==> flow/design.v <==
module project_euler_17(
  input clk,
  input reset,
  output reg [3:0] ones_digit,
  output reg [3:0] tens_digit,
  output reg [3:0] hundreds_digit,
  output reg [15:0] letter_count,
  output reg done
);
  integer next_ones_digit;
  integer next_tens_digit;
  integer next_hundreds_digit;
  integer letters;
  always @(posedge clk or posedge reset)
  begin
    if (reset) begin
      ones_digit <= 0;
      tens_digit <= 0;
      hundreds_digit <= 0;
      letter_count <= 0;
      done <= 0;
    end
    else if (!done) begin
      next_ones_digit = 0;
      next_tens_digit = 0;
      next_hundreds_digit = 0;
      letters = 0;
      next_tens_digit[3:0] = tens_digit;
      next_hundreds_digit[3:0] = hundreds_digit;
      if (ones_digit == 9) begin
        next_ones_digit = 0;
        if (tens_digit == 9) begin
          next_tens_digit = 0;
          if (hundreds_digit == 9) begin
            next_hundreds_digit = 0;
            letters += 11;  
            done <= 1;
          end
          else
            next_hundreds_digit[3:0] = hundreds_digit + 1;
        end
        else
          next_tens_digit[3:0] = tens_digit + 1;
      end
      else
        next_ones_digit[3:0] = ones_digit + 1;
      if (next_tens_digit != 1) begin
        case (next_ones_digit)
          1: letters += 3;  
          2: letters += 3;  
          3: letters += 5;  
          4: letters += 4;  
          5: letters += 4;  
          6: letters += 3;  
          7: letters += 5;  
          8: letters += 5;  
          9: letters += 4;  
        endcase
        case (next_tens_digit)
          2: letters += 6;  
          3: letters += 6;  
          4: letters += 5;  
          5: letters += 5;  
          6: letters += 5;  
          7: letters += 7;  
          8: letters += 6;  
          9: letters += 6;  
        endcase
      end
      else begin
        case (next_ones_digit)
          0: letters += 3;  
          1: letters += 6;  
          2: letters += 6;  
          3: letters += 8;  
          4: letters += 8;  
          5: letters += 7;  
          6: letters += 7;  
          7: letters += 9;  
          8: letters += 8;  
          9: letters += 8;  
        endcase
      end
      case (next_hundreds_digit)
        1: letters += 10;  
        2: letters += 10;  
        3: letters += 12;  
        4: letters += 11;  
        5: letters += 11;  
        6: letters += 10;  
        7: letters += 12;  
        8: letters += 12;  
        9: letters += 11;  
      endcase
      if (next_hundreds_digit > 0 && ((next_ones_digit > 0) || (next_tens_digit > 0)))
        letters += 3;  
      ones_digit <= next_ones_digit[3:0];
      tens_digit <= next_tens_digit[3:0];
      hundreds_digit <= next_hundreds_digit[3:0];
      letter_count <= letter_count + letters[15:0];
    end
  end
endmodule
* From RTL to reports: project_euler_17
The steps from the RTL of project_euler_17 to its reports follow in flow order.
Line numbers count from 1 in the design file above.
Library cell names are shortened.
A cell with - has no value.
- Top module :: project_euler_17
- Clock port :: clk
- Standard-cell library :: sky130hd
- Corner :: tt_025C_1v80

* After elaboration
Source: Yosys, flattened and elaborated, memories not mapped. Widths are those after wreduce. Registers that Yosys merges into a memory's read port (data or address) are not register bits. Print and check cells do not count. Equal cells are merged and count once.
- Mux-type cells :: 29
- Reductions and logical operators :: 14
- Equal/unequal tests :: 30
- Magnitude comparators :: 3
- Add/sub/neg operators :: 18
** Operators with widths (number)
- 32-bit by 3-bit == test with 1-bit output with constant B :: 12
- 32-bit by 2-bit == test with 1-bit output with constant B :: 6
- 32-bit by 4-bit == test with 1-bit output with constant B :: 6
- 16-bit case mux with 3-bit select :: 3
- 16-bit 2-to-1 mux :: 8
- 16-bit by 4-bit adder with 16-bit output with constant B :: 7
- 32-bit by 1-bit greater-than comparator with 1-bit output with constant B :: 3
- 16-bit by 5-bit adder with 16-bit output with constant B :: 5
- 16-bit case mux with 5-bit select :: 1
- 32-bit by 1-bit == test with 1-bit output with constant B :: 2
- 32-bit 2-to-1 mux :: 2
- 4-bit 2-to-1 mux :: 10
- 16-bit by 3-bit adder with 16-bit output with constant B :: 2
- 32-bit by 2-bit inequality test with 1-bit output with constant B :: 1
- 32-bit logical NOT :: 1
- 28-bit 2-to-1 mux :: 1
- 3-bit OR reduction :: 7
- 16-bit adder :: 1
- 4-bit by 1-bit adder with 4-bit output with constant B :: 3
- 4-bit == test with constant B :: 3
- 4-bit OR reduction :: 2
- 2-bit OR reduction :: 2
- 1-bit 2-to-1 mux :: 4
- 1-bit logical AND :: 1
- 1-bit logical OR :: 1
- Input bits :: 2
- Bits in registers :: 29
- Output and inout port bits :: 29
- Elaborated cells :: 99

* Depth
Depth = most cells in a row (Yosys ltp): at word level without a register or memory, in the mapped netlist without a sequential cell, where the memories' decode and read muxes count.
- Word-level depth :: 20
- ABC_AREA :: 0
- Depth in mapped cells :: 29
- Depth with buffers taken out :: 27

* Synthesis result
The flow's flattened synthesis, as Yosys stat reports it; memories are mapped. The netlist is that of the ABC_AREA named above (0 if unset); the other value can give another one.
The area totals of this step are shown rounded.
- Buffer cells :: 23
- Flip-flop cells :: 29
- Cells in the netlist :: 362
- Synthesis area :: 2909 sq um
- Sequential area :: 725.7 sq um
** Cell types (number)
- dfrtp_1 :: 29
- ha_1 :: 17
- o21ai_0 :: 28
- xnor2_1 :: 16
- nand2_1 :: 32
- xor2_1 :: 13
- nor2_1 :: 27
- inv_1 :: 23
- a21oi_1 :: 17
- nor3_1 :: 15
- nand2b_1 :: 10
- nand4_1 :: 8
- nor3b_1 :: 6
- fa_1 :: 2
- and3_1 :: 6
- clkbuf_1 :: 10
- mux2_2 :: 3
- nor2b_1 :: 5
Not listed: further types 52, cells in them 95.

* Path before layout
Path of least setup slack by OpenSTA after synthesis, without wires, with an ideal clock, recovery checks aside; 20% of the period is set as input and as output delay. Where synthesis merged equal registers, the netlist keeps one of their names.
- Path type :: register -> register
- From :: register ones_digit[1]
- To :: register letter_count[11]
- Arrival :: 5.738 ns
- Stages :: 30
- Path delay :: 5.871 ns
- Setup slack :: 4.129 ns
- Clock period :: 10.0 ns
- Path buffers :: 2
- Data required time :: 9.867 ns
- Time at the first pin :: 0.000 ns
- Synthesis period reached :: 5.871 ns
"path delay" is the arrival time less input delay plus setup time.
"stages" counts driving pins, that of a launching flip-flop among them; a cell with two outputs on the path counts twice.
"synthesis period reached" is the clock period less the worst setup slack; recovery checks do not enter. This is arithmetic on one report: input and output delays are still those of the set period (20% each).
Between the ends stands the longest chain of elaborated cells between them, by number of cells; it is not shown to be the way that was timed. Of several equally long chains one is given.
Each line given opens the expression or statement behind the cell; cells for indexed reads and writes are added by Yosys, which also makes memories of some case tables.
- Cell sequence :: dfrtp_1 -> buf_6 -> nand4bb_1 -> buf_4 -> nor4_2 -> nor2_1 -> nor3_1 -> fa_1 -> nand2_1 -> a211o_1 -> o22ai_1 -> nor2_1 -> a31o_2 -> inv_1 -> ha_1 -> nor2_1 -> nor3_1 -> o31ai_1 -> o41a_1 -> o221a_2 -> a311o_1 -> xor2_1 -> ha_1 -> inv_1 -> o21bai_1 -> a21oi_1 -> o21bai_1 -> a211oi_1 -> nor3b_1 -> xor2_1
- Length of the longest elaborated chain :: 19
- Elaborated cells between the ends (all ways) :: 80
- Those cells by class :: 16 x add/sub; 3 x compare; 28 x eq/ne; 19 x mux; 14 x reduce/logical
** RTL lines, path post-synthesis
- start, declared :: RTL line 4 : output reg [3:0] ones_digit,
- start, assigned :: RTL line 17 : ones_digit <= 0;
- start, assigned :: RTL line 97 : ones_digit <= next_ones_digit[3:0];
- 4-bit by 1-bit adder with 4-bit output :: RTL line 46 : next_ones_digit[3:0] = ones_digit + 1;
- 4-bit 2-to-1 mux :: RTL line 30 : if (ones_digit == 9) begin
- 4-bit 2-to-1 mux :: RTL line 23 : else if (!done) begin
- 32-bit by 4-bit == test with 1-bit output :: RTL line 48 : case (next_ones_digit)
- 3-bit OR reduction
- 16-bit case mux with 3-bit select :: RTL line 48
- 16-bit 2-to-1 mux :: RTL line 47 : if (next_tens_digit != 1) begin
- [... 5 more ...]
- 16-bit by 5-bit adder with 16-bit output :: RTL line 93 : 9: letters += 11;
- 16-bit case mux with 3-bit select :: RTL line 84 : case (next_hundreds_digit)
- 16-bit 2-to-1 mux :: RTL line 23
- 16-bit by 3-bit adder with 16-bit output :: RTL line 96 : letters += 3;
- 16-bit 2-to-1 mux :: RTL line 95 : if (next_hundreds_digit > 0 && ((next_ones_digit > 0) || (next_tens_digit > 0)))
- 16-bit 2-to-1 mux :: RTL line 23
- 16-bit adder :: RTL line 100 : letter_count <= letter_count + letters[15:0];
- end, assigned :: RTL line 20 : letter_count <= 0;
- end, assigned :: RTL line 100
- end, declared :: RTL line 7 : output reg [15:0] letter_count,

* Timing after layout
From the final timing report of job 1: the path of least setup slack in the routed layout; clock arrival at registers is part of the times.
- Path type :: register -> register
- From :: register ones_digit[2]
- To :: register letter_count[10]
- Clock period :: 6.98 ns
- Stages :: 27
- Arrival :: 6.42 ns
- Path buffers :: 0
- Setup slack :: 0.78 ns
- Data required time :: 7.20 ns
- Time at the first pin :: 0.29 ns
Between the ends stands the longest chain of elaborated cells between them, by number of cells; it is not shown to be the way that was timed. Of several equally long chains one is given.
- Cell sequence :: dfrtp_1 -> and4bb_2 -> nand4_1 -> nand2_1 -> fa_1 -> nand2_1 -> a211o_1 -> o22ai_1 -> nor2_1 -> a31o_2 -> inv_1 -> ha_1 -> nor2_1 -> nor3_1 -> o31ai_1 -> o41a_1 -> o221a_2 -> a311o_1 -> xor2_1 -> ha_1 -> a21oi_1 -> o21bai_1 -> a21oi_1 -> o21bai_1 -> a21oi_1 -> nand3b_1 -> xnor2_1
- Length of the longest elaborated chain :: 19
- Elaborated cells between the ends (all ways) :: 80
- Those cells by class :: 16 x add/sub; 3 x compare; 28 x eq/ne; 19 x mux; 14 x reduce/logical
** RTL lines, path post-layout
- start, declared :: RTL line 4 : output reg [3:0] ones_digit,
- start, assigned :: RTL line 17 : ones_digit <= 0;
- start, assigned :: RTL line 97 : ones_digit <= next_ones_digit[3:0];
- 4-bit by 1-bit adder with 4-bit output :: RTL line 46 : next_ones_digit[3:0] = ones_digit + 1;
- 4-bit 2-to-1 mux :: RTL line 30 : if (ones_digit == 9) begin
- 4-bit 2-to-1 mux :: RTL line 23 : else if (!done) begin
- 32-bit by 4-bit == test with 1-bit output :: RTL line 48 : case (next_ones_digit)
- 3-bit OR reduction
- 16-bit case mux with 3-bit select :: RTL line 48
- 16-bit 2-to-1 mux :: RTL line 47 : if (next_tens_digit != 1) begin
- [... 5 more ...]
- 16-bit by 5-bit adder with 16-bit output :: RTL line 93 : 9: letters += 11;
- 16-bit case mux with 3-bit select :: RTL line 84 : case (next_hundreds_digit)
- 16-bit 2-to-1 mux :: RTL line 23
- 16-bit by 3-bit adder with 16-bit output :: RTL line 96 : letters += 3;
- 16-bit 2-to-1 mux :: RTL line 95 : if (next_hundreds_digit > 0 && ((next_ones_digit > 0) || (next_tens_digit > 0)))
- 16-bit 2-to-1 mux :: RTL line 23
- 16-bit adder :: RTL line 100 : letter_count <= letter_count + letters[15:0];
- end, assigned :: RTL line 20 : letter_count <= 0;
- end, assigned :: RTL line 100
- end, declared :: RTL line 7 : output reg [15:0] letter_count,

==> runs of project_euler_17 <==
Flow measurements of project_euler_17 on sky130hd: 4 stored runs with different settings, listed in no order. Input and output delays are each 20% of the period that was set; the output load is 0.01 pF.
"total power of the final layout": no workload was simulated; the value follows from the tool's default switching activity.
The measured numbers are rounded.

** Job 1
- Settings :: SETUP_SLACK_MARGIN=0.23; period_ns=6.98; CAP_MARGIN=20; CORE_MARGIN=2; CORE_UTILIZATION=40; SLEW_MARGIN=20
- Yosys chip area after synthesis :: 2909 sq um
- Overall die area :: 7971 sq um
- Standard-cell area of the final layout :: 3430 sq um
- Setup slack of the worst path :: 0.776 ns
- Total negative slack :: 0.000 ns
- Worst hold slack in the final report :: 0.488 ns
- Total power of the final layout :: 0.5436 mW

** Job 2
- Settings :: CORE_MARGIN=2; CORE_UTILIZATION=54; GPL_TIMING_DRIVEN=0; MIN_ROUTING_LAYER=met1; PLACE_DENSITY=0.7; SETUP_SLACK_MARGIN=2.65; SLEW_MARGIN=0; period_ns=11.0; CAP_MARGIN=20
- Yosys chip area after synthesis :: 2909 sq um
- Overall die area :: 5990 sq um
- Standard-cell area of the final layout :: 3398 sq um
- Setup slack of the worst path :: 4.382 ns
- Total negative slack :: 0.000 ns
- Worst hold slack in the final report :: 0.471 ns
- Total power of the final layout :: 0.3119 mW

** Job 3
- Settings :: ABC_AREA=1; CAP_MARGIN=0; CELL_PAD_IN_SITES_DETAIL_PLACEMENT=0; CELL_PAD_IN_SITES_GLOBAL_PLACEMENT=2; CORE_ASPECT_RATIO=1.03; CORE_UTILIZATION=43; CTS_CLUSTER_DIAMETER=28; CTS_CLUSTER_SIZE=36; GPL_ROUTABILITY_DRIVEN=1; HOLD_SLACK_MARGIN=0.03; MAX_ROUTING_LAYER=met5; PLACE_DENSITY_LB_ADDON=0.05; SETUP_SLACK_MARGIN=1.6; SLEW_MARGIN=0; period_ns=9.58; CORE_MARGIN=2
- Yosys chip area after synthesis :: 2681 sq um
- Overall die area :: 6883 sq um
- Standard-cell area of the final layout :: 3186 sq um
- Setup slack of the worst path :: 4.063 ns
- Total negative slack :: 0.000 ns
- Worst hold slack in the final report :: 0.481 ns
- Total power of the final layout :: 0.3792 mW

** Job 4
- Settings :: period_ns=6.98; CAP_MARGIN=20; CORE_MARGIN=2; CORE_UTILIZATION=40; SLEW_MARGIN=20
- Yosys chip area after synthesis :: 2909 sq um
- Overall die area :: 7971 sq um
- Standard-cell area of the final layout :: 3425 sq um
- Setup slack of the worst path :: 0.681 ns
- Total negative slack :: 0.000 ns
- Worst hold slack in the final report :: 0.488 ns
- Total power of the final layout :: 0.5424 mW
